==> flow/design.v <==
module apb_master #(
    parameter DATA_WD = 8,
    parameter ADDR_WD = 8
) (
    input                         clk,
    input                         rst_n,
    input [DATA_WD + ADDR_WD : 0] cmd_in,
    input                         cmd_vld,
    input [DATA_WD - 1 : 0]       prdata,
    input                         pready,
    output                        cmd_rdy,
    output                        psel,
    output                        penable,
    output                        pwrite,
    output [ADDR_WD - 1 : 0]      paddr,
    output [DATA_WD - 1 : 0]      pwdata,
    output                        read_vld,
    output [DATA_WD - 1 : 0]      read_data
);
localparam [1:0] IDLE = 2'b00;
localparam [1:0] SETUP = 2'b01;
localparam [1:0] ACCESS = 2'b11;
reg [1:0] state,next_state;
reg r_psel,r_penable;
assign psel = r_psel;
assign penable = r_penable;
reg [DATA_WD + ADDR_WD : 0] r_cmd_in;
wire cmd_fire;
assign cmd_fire = cmd_vld && cmd_rdy;
assign cmd_rdy = state == IDLE;
always @(posedge clk or negedge rst_n) begin
    if(!rst_n) begin
        state <= IDLE;
    end
    else begin
        state <= next_state;
    end
end
always @(*) begin
    case(state)
        IDLE: begin
            if(cmd_fire) begin
                next_state = SETUP;
            end
            else begin
                next_state = IDLE;
            end
        end
        SETUP: begin
            next_state = ACCESS;
        end
        ACCESS: begin
            if(pready) begin
                next_state = IDLE;
            end
            else begin
                next_state = ACCESS;
            end
        end
        default: begin
            next_state = IDLE;
        end
    endcase
end
always @(*) begin
    r_psel = 'b0;
    r_penable = 'b0;
    case(state)
        IDLE: begin
        end
        SETUP: begin
            r_psel = 1'b1;
        end
        ACCESS: begin
            r_psel = 1'b1;
            r_penable = 1'b1;
        end
        default: begin
        end
    endcase
end
always @(posedge clk or negedge rst_n) begin
    if(!rst_n) begin
        r_cmd_in <= 'b0;
    end
    else if(cmd_fire) begin
        r_cmd_in <= cmd_in;
    end
end
assign paddr  = r_cmd_in[DATA_WD + ADDR_WD - 1 : DATA_WD];
assign pwdata = r_cmd_in[DATA_WD - 1 : 0];
assign pwrite = r_cmd_in[DATA_WD + ADDR_WD];
assign read_data = prdata;
assign read_vld = ~pwrite && pready;
endmodule
module apb_slave #(
    parameter DATA_WD = 8,
    parameter ADDR_WD = 8 
) (
    input                    clk,
    input                    rst_n,
    input                    psel,
    input                    penable,
    input                    pwrite,
    input  [ADDR_WD - 1 : 0] paddr,
    input  [DATA_WD - 1 : 0] pwdata,
    output [DATA_WD - 1 : 0] prdata,
    output                   pready
);
localparam ADDR_MAX = (1 << ADDR_WD);
reg [DATA_WD - 1 : 0] mem [ADDR_MAX - 1 : 0];
localparam [1:0] IDLE = 2'b00;
localparam [1:0] SETUP = 2'b01;
localparam [1:0] ACCESS = 2'b11; 
reg [1:0] state,next_state;
wire apb_fire;
assign apb_fire = psel && penable && pready;
always @(posedge clk or negedge rst_n) begin
    if(!rst_n) begin
        state <= IDLE;
    end
    else begin
        state <= next_state;
    end
end
always @(*) begin
    case(state) 
        IDLE: begin
            if(psel) begin
                next_state = SETUP;
            end
            else begin
                next_state = IDLE;
            end
        end
        SETUP: begin
            next_state = ACCESS;
        end
        ACCESS: begin
            if(!pready) begin
                next_state = ACCESS;
            end
            else if(psel) begin
                next_state = SETUP;
            end
            else begin
                next_state = IDLE;
            end
        end
        default: begin
            next_state = IDLE;
        end
    endcase
end
reg r_pready;
assign pready = r_pready;
always @(*) begin
    case(state)
        IDLE: begin
            r_pready = 1'b0;            
        end 
        SETUP: begin
            r_pready = 1'b0;            
        end
        ACCESS: begin
            if(psel && penable) begin
                r_pready = 1'b1;
            end
            else begin
                r_pready = 1'b0;
            end
        end
        default: begin
            r_pready = 1'b0;
        end
    endcase
end
always @(posedge clk) begin
    if(apb_fire && pwrite) begin
        mem[paddr] <= pwdata;
    end
end
assign prdata = mem[paddr];
endmodule
module apb_top #(
    parameter DATA_WD = 8,
    parameter ADDR_WD = 8 
) (
    input                         clk,
    input                         rst_n,
    input [DATA_WD + ADDR_WD : 0] cmd_in,
    input                         cmd_vld,
    output                        cmd_rdy,
    output                        read_vld,
    output [DATA_WD - 1 : 0]      read_data
);
    wire psel,penable,pwrite,pready;
    wire [DATA_WD - 1 : 0] pwdata;
    wire [ADDR_WD - 1 : 0] paddr;
    wire [DATA_WD - 1 : 0] prdata;
   apb_master  #(
              .DATA_WD(DATA_WD),
              .ADDR_WD(ADDR_WD)
            )u_apb_master(
              .clk(clk),
              .rst_n(rst_n),
              .cmd_in(cmd_in),
              .cmd_vld(cmd_vld),
              .prdata(prdata),
              .pready(pready),
              .cmd_rdy(cmd_rdy),
              .psel(psel),
              .penable(penable),
              .pwrite(pwrite),
              .paddr(paddr),
              .pwdata(pwdata),
              .read_vld(read_vld),
              .read_data(read_data)
            );
   apb_slave  #(
             .DATA_WD(DATA_WD),
             .ADDR_WD(ADDR_WD)
           )u_apb_slave(
             .clk(clk),
             .rst_n(rst_n),
             .psel(psel),
             .penable(penable),
             .pwrite(pwrite),
             .paddr(paddr),
             .pwdata(pwdata),
             .prdata(prdata),
             .pready(pready)
           );
endmodule
### From RTL to reports: apb_top

Tool output for the design above, in the order of the flow.
Line numbers count from 1 in the design file above.
Cell names lack the library's common part.
The mark n/a stands for no value.

* top module: apb_top
* clock port: clk
* cell library: sky130hd
* library corner: tt_025C_1v80

### Elaborated design

Source: Yosys, flattened and elaborated, memories not mapped. Widths are those after wreduce; folded enables and synchronous resets count as part of the registers. Registers that Yosys merges into a memory's read port (data or address) are not register bits. Print and check cells do not count. Equal cells are merged and count once.
Memory sizes are those after Yosys's memory passes, which may raise the word count (mostly to a power of two), join words into wider ones and drop unused or constant bits.

* flip-flop bits (word level): 21
* output and inout port bits: 10
* RAM bits: 2048
* memories: 1
* cells after elaboration: 30

Memory list
* u_apb_slave.mem: words 256, bits a word 8, read ports 1, wr ports 1, line 111 `reg [DATA_WD - 1 : 0] mem [ADDR_MAX - 1 : 0];`

* bitwise gates (word level): 1
* eq/ne operators: 4
* mux-type cells: 13
* reduce/logical cells: 8

Operators by type and width (number)
* 8-bit two-way mux: 2
* 2-bit case mux with 3-bit select: 2
* 1-bit two-way mux: 7
* 1-bit logical AND: 5
* 2-bit by 1-bit == test with 1-bit output with constant B: 2
* 2-bit == test with constant B: 2
* 2-bit logical NOT: 2
* 2-bit two-way mux: 2
* 2-bit OR reduction: 1
* 1-bit inverter: 1

### Longest topological paths

Yosys ltp: most cells in a row. Word level: on the elaborated netlist, between registers, memories and ports. Mapped: between sequential cells and ports; inverters and the memories' decode and read muxes count.

* word-level depth: 9
* ABC_AREA: 0
* gate-level depth with buffers: 9
* mapped depth without buffers: 5

### Netlist

Yosys stat after the flow's synthesis: flattened, memories mapped to cells. It holds for the ABC_AREA given above (unset counts as 0); a run with the other value may have another netlist.
Totals and module areas in this step are rounded.

Cells by type
* edfxtp_1: number 2048, total area 6.15E+04 sq um
* mux4_2: number 512, total area 1.15E+04 sq um
* a22oi_1: number 256, total area 1.92E+03 sq um
* nor2_1: number 264, total area 990.95 sq um
* a21oi_1: number 129, total area 645.619 sq um
* clkbuf_1: number 151, total area 566.794 sq um
* dfrtp_1: number 21, total area 525.504 sq um
* o41ai_1: number 32, total area 280.269 sq um
* buf_2: number 39, total area 195.187 sq um
* mux2_2: number 16, total area 180.173 sq um
* nand2_1: number 32, total area 120.115 sq um
* buf_4: number 12, total area 90.086 sq um
* buf_6: number 8, total area 90.086 sq um
* buf_1: number 16, total area 60.058 sq um
* nand4_1: number 9, total area 56.304 sq um
* dfstp_2: number 2, total area 52.55 sq um
* nor2b_1: number 6, total area 37.536 sq um
* nand3_1: number 5, total area 25.024 sq um

Not listed: further types 9, cells in them 16.

* mapped cells: 3574
* cell area after synthesis: 79000 sq um
* mapped flip-flops: 2071
* buffers: 226

The figures by module come from a second, unflattened synthesis with its own total; it is not the netlist above.

* cells (unflattened synthesis): 3581
* area total of the unflattened synthesis: 79000 sq um

Rows give one instance, submodules left out.

Modules
* apb_slave: times used 1, cells 3526, area 78200 sq um
* apb_master: times used 1, cells 55, area 851 sq um
* apb_top: times used 1, cells 0, area 0.0 sq um

### Worst setup path after synthesis

OpenSTA on the mapped netlist: ideal clock, no wires. The path of least setup slack (recovery checks aside). Input and output delay are each 20% of the period. Register names are those of the netlist, which keeps one name where synthesis merged equal registers.

* path kind: register to register
* from: register u_apb_master.r_cmd_in[0]
* to: memory u_apb_slave.mem[0][0]
* path delay: 3.982 ns
* period: 6.0 ns
* data required time: 5.197 ns
* path slack: 2.018 ns
* library setup time: 0.803 ns
* buffers on the path: 0
* data arrival time: 3.179 ns
* driving pins on the path: 1
* synthesis period reached: 3.982 ns

"path delay" is the arrival time less input delay plus setup time.
"driving pins on the path" counts driving pins, that of a launching flip-flop among them; a cell with two outputs on the path counts twice.
"synthesis period reached" is the clock period less the worst setup slack; recovery checks do not enter. This is arithmetic on one report: input and output delays are still those of the set period (20% each).
Between the ends stands the longest chain of elaborated cells between them, by number of cells; it is not shown to be the way that was timed. Of several equally long chains one is given.
A line is the first line of the expression or statement that the cell stems from. Yosys adds cells for indexed reads and writes and turns some case tables into memories.

* path through: dfrtp_1
* length of the longest elaborated chain: 1
* elaborated cells between the ends (all ways): 1
* classes of those cells: 1 x mux

Ends and longest elaborated chain, after synthesis
* from (decl): line 27 `reg [DATA_WD + ADDR_WD : 0] r_cmd_in;`
* from (assign): line 84 `r_cmd_in <= 'b0;`
* from (assign): line 87 `r_cmd_in <= cmd_in;`
* 8-bit two-way mux: line 179 `if(apb_fire && pwrite) begin`
* to (decl): line 111 `reg [DATA_WD - 1 : 0] mem [ADDR_MAX - 1 : 0];`

### Worst path after layout

From the final timing report of run 1: the path of least setup slack in the routed layout; clock arrival at registers is part of the times.

* path kind: register to output
* from: register u_apb_master.r_cmd_in[8]
* to: output port read_data[3]
* path slack: -0.12 ns
* period: 5.64 ns
* buffers on the path: 6
* driving pins on the path: 12
* data arrival time: 4.63 ns
* data required time: 4.51 ns

Between the ends stands the longest chain of elaborated cells between them, by number of cells; it is not shown to be the way that was timed. Of several equally long chains one is given.
A memory read counts as a cell of the chain, while the word-level depth stops at memories.

* path through: dfrtp_4 -> buf_12 -> buf_16 -> buf_6 -> mux4_2 -> a22oi_1 -> a21oi_2 -> o41ai_4 -> buf_4 -> nand4_1 -> buf_4 -> clkdlybuf4s50_1
* length of the longest elaborated chain: 1
* elaborated cells between the ends (all ways): 1
* classes of those cells: 1 x memory

Ends and longest elaborated chain, post-layout
* from (decl): line 27 `reg [DATA_WD + ADDR_WD : 0] r_cmd_in;`
* from (assign): line 84 `r_cmd_in <= 'b0;`
* from (assign): line 87 `r_cmd_in <= cmd_in;`
* memory read 256 x 8 bit: line 111 `reg [DATA_WD - 1 : 0] mem [ADDR_MAX - 1 : 0];`
* to (decl): line 195 `output [DATA_WD - 1 : 0]      read_data`

Below are 3 stored runs of the flow (Yosys, OpenROAD; platform sky130hd) on apb_top, each with its settings and what was measured, unordered. Constraints: input delay and output delay 20% of the set period each, output load 0.01 pF.
By "period reached" is meant the clock period of the run minus its worst setup slack. This is arithmetic on one report: input and output delays are still those of the set period (20% each).
"worst path time": the worst setup path's part of the clock period (all of it between registers, 20% less for each end at a port) less its slack. A launch clock that arrives late makes it longer, a capture clock that arrives late makes it shorter.
"total design power": no workload was simulated; the value follows from the tool's default switching activity.
The measured numbers are rounded.

### Run 1

==> flow/run.sh <==
#!/bin/bash
# the make line also repeats the synthesis and layout settings of config.mk as NAME=value (left out here)
make -C /OpenROAD-flow-scripts/flow DESIGN_CONFIG=/design/flow/config.mk WORK_HOME=/design/flow/orfs CLKGATE_MAP_FILE= finish
==> flow/config.mk <==
export PLATFORM = sky130hd
export DESIGN_NAME = apb_top
export DESIGN_NICKNAME = apb_top
export VERILOG_FILES = /design/flow/design.v
export SDC_FILE = /design/flow/constraint.sdc
export NUM_CORES = 4
export LEC_CHECK = 0
export CAP_MARGIN = 20
export CELL_PAD_IN_SITES_DETAIL_PLACEMENT = 0
export CELL_PAD_IN_SITES_GLOBAL_PLACEMENT = 2
export CORE_ASPECT_RATIO = 0.8
export CORE_MARGIN = 2
export CORE_UTILIZATION = 28
export MAX_ROUTING_LAYER = met4
export MIN_ROUTING_LAYER = met2
export PLACE_DENSITY_LB_ADDON = 0.01
export SETUP_SLACK_MARGIN = -0.18
export SLEW_MARGIN = 20
==> flow/constraint.sdc <==
create_clock -name core_clock -period 5.64 [get_ports {clk}]
set_input_delay 1.1280 -clock core_clock [delete_from_list [all_inputs] [get_ports {clk}]]
set_output_delay 1.1280 -clock core_clock [all_outputs]
set_load 0.01 [all_outputs]

Results of run 1:
- Area of the standard cells in the finished layout: 95300 sq um
- Total negative slack: -0.197 ns
- Worst path time: 4.63 ns
- Kind of the worst setup path: register to output
- Total die area: 286000 sq um
- Worst setup slack after layout: -0.115 ns
- Period reached: 5.755 ns
- Area of the synthesized netlist: 79000 sq um
- Smallest hold slack: 0.437 ns
- Total design power: 37.1 mW

### Run 2

==> flow/run.sh <==
#!/bin/bash
# the make line also repeats the synthesis and layout settings of config.mk as NAME=value (left out here)
make -C /OpenROAD-flow-scripts/flow DESIGN_CONFIG=/design/flow/config.mk WORK_HOME=/design/flow/orfs CLKGATE_MAP_FILE= finish
==> flow/config.mk <==
export PLATFORM = sky130hd
export DESIGN_NAME = apb_top
export DESIGN_NICKNAME = apb_top
export VERILOG_FILES = /design/flow/design.v
export SDC_FILE = /design/flow/constraint.sdc
export NUM_CORES = 4
export LEC_CHECK = 0
export ABC_AREA = 1
export CAP_MARGIN = 0
export CELL_PAD_IN_SITES_DETAIL_PLACEMENT = 2
export CORE_ASPECT_RATIO = 0.88
export CORE_MARGIN = 2
export CORE_UTILIZATION = 40
export CTS_CLUSTER_DIAMETER = 230
export CTS_CLUSTER_SIZE = 72
export HOLD_SLACK_MARGIN = 0.24
export MAX_ROUTING_LAYER = met4
export PLACE_DENSITY_LB_ADDON = 0.28
export SETUP_SLACK_MARGIN = 0.72
export SLEW_MARGIN = 20
export TNS_END_PERCENT = 90
==> flow/constraint.sdc <==
create_clock -name core_clock -period 8.58 [get_ports {clk}]
set_input_delay 1.7160 -clock core_clock [delete_from_list [all_inputs] [get_ports {clk}]]
set_output_delay 1.7160 -clock core_clock [all_outputs]
set_load 0.01 [all_outputs]

Results of run 2:
- Area of the standard cells in the finished layout: 89400 sq um
- Total negative slack: 0.000 ns
- Worst path time: 5.80 ns
- Kind of the worst setup path: register to output
- Total die area: 217000 sq um
- Worst setup slack after layout: 1.06 ns
- Period reached: 7.519 ns
- Area of the synthesized netlist: 85300 sq um
- Smallest hold slack: 0.513 ns
- Total design power: 18.6 mW

### Run 3

==> flow/run.sh <==
#!/bin/bash
# the make line also repeats the synthesis and layout settings of config.mk as NAME=value (left out here)
make -C /OpenROAD-flow-scripts/flow DESIGN_CONFIG=/design/flow/config.mk WORK_HOME=/design/flow/orfs CLKGATE_MAP_FILE= finish
==> flow/config.mk <==
export PLATFORM = sky130hd
export DESIGN_NAME = apb_top
export DESIGN_NICKNAME = apb_top
export VERILOG_FILES = /design/flow/design.v
export SDC_FILE = /design/flow/constraint.sdc
export NUM_CORES = 4
export LEC_CHECK = 0
export CAP_MARGIN = 20
export CELL_PAD_IN_SITES_DETAIL_PLACEMENT = 2
export CELL_PAD_IN_SITES_GLOBAL_PLACEMENT = 1
export CORE_MARGIN = 2
export CORE_UTILIZATION = 15
export CTS_CLUSTER_DIAMETER = 136
export CTS_CLUSTER_SIZE = 15
export MIN_ROUTING_LAYER = met2
export SLEW_MARGIN = 20
==> flow/constraint.sdc <==
create_clock -name core_clock -period 4.42 [get_ports {clk}]
set_input_delay 0.8840 -clock core_clock [delete_from_list [all_inputs] [get_ports {clk}]]
set_output_delay 0.8840 -clock core_clock [all_outputs]
set_load 0.01 [all_outputs]

Results of run 3:
- Area of the standard cells in the finished layout: 97400 sq um
- Total negative slack: -5.51 ns
- Worst path time: 4.36 ns
- Kind of the worst setup path: register to output
- Total die area: 532000 sq um
- Worst setup slack after layout: -0.820 ns
- Period reached: 5.240 ns
- Area of the synthesized netlist: 79000 sq um
- Smallest hold slack: 0.460 ns
- Total design power: 41.3 mW
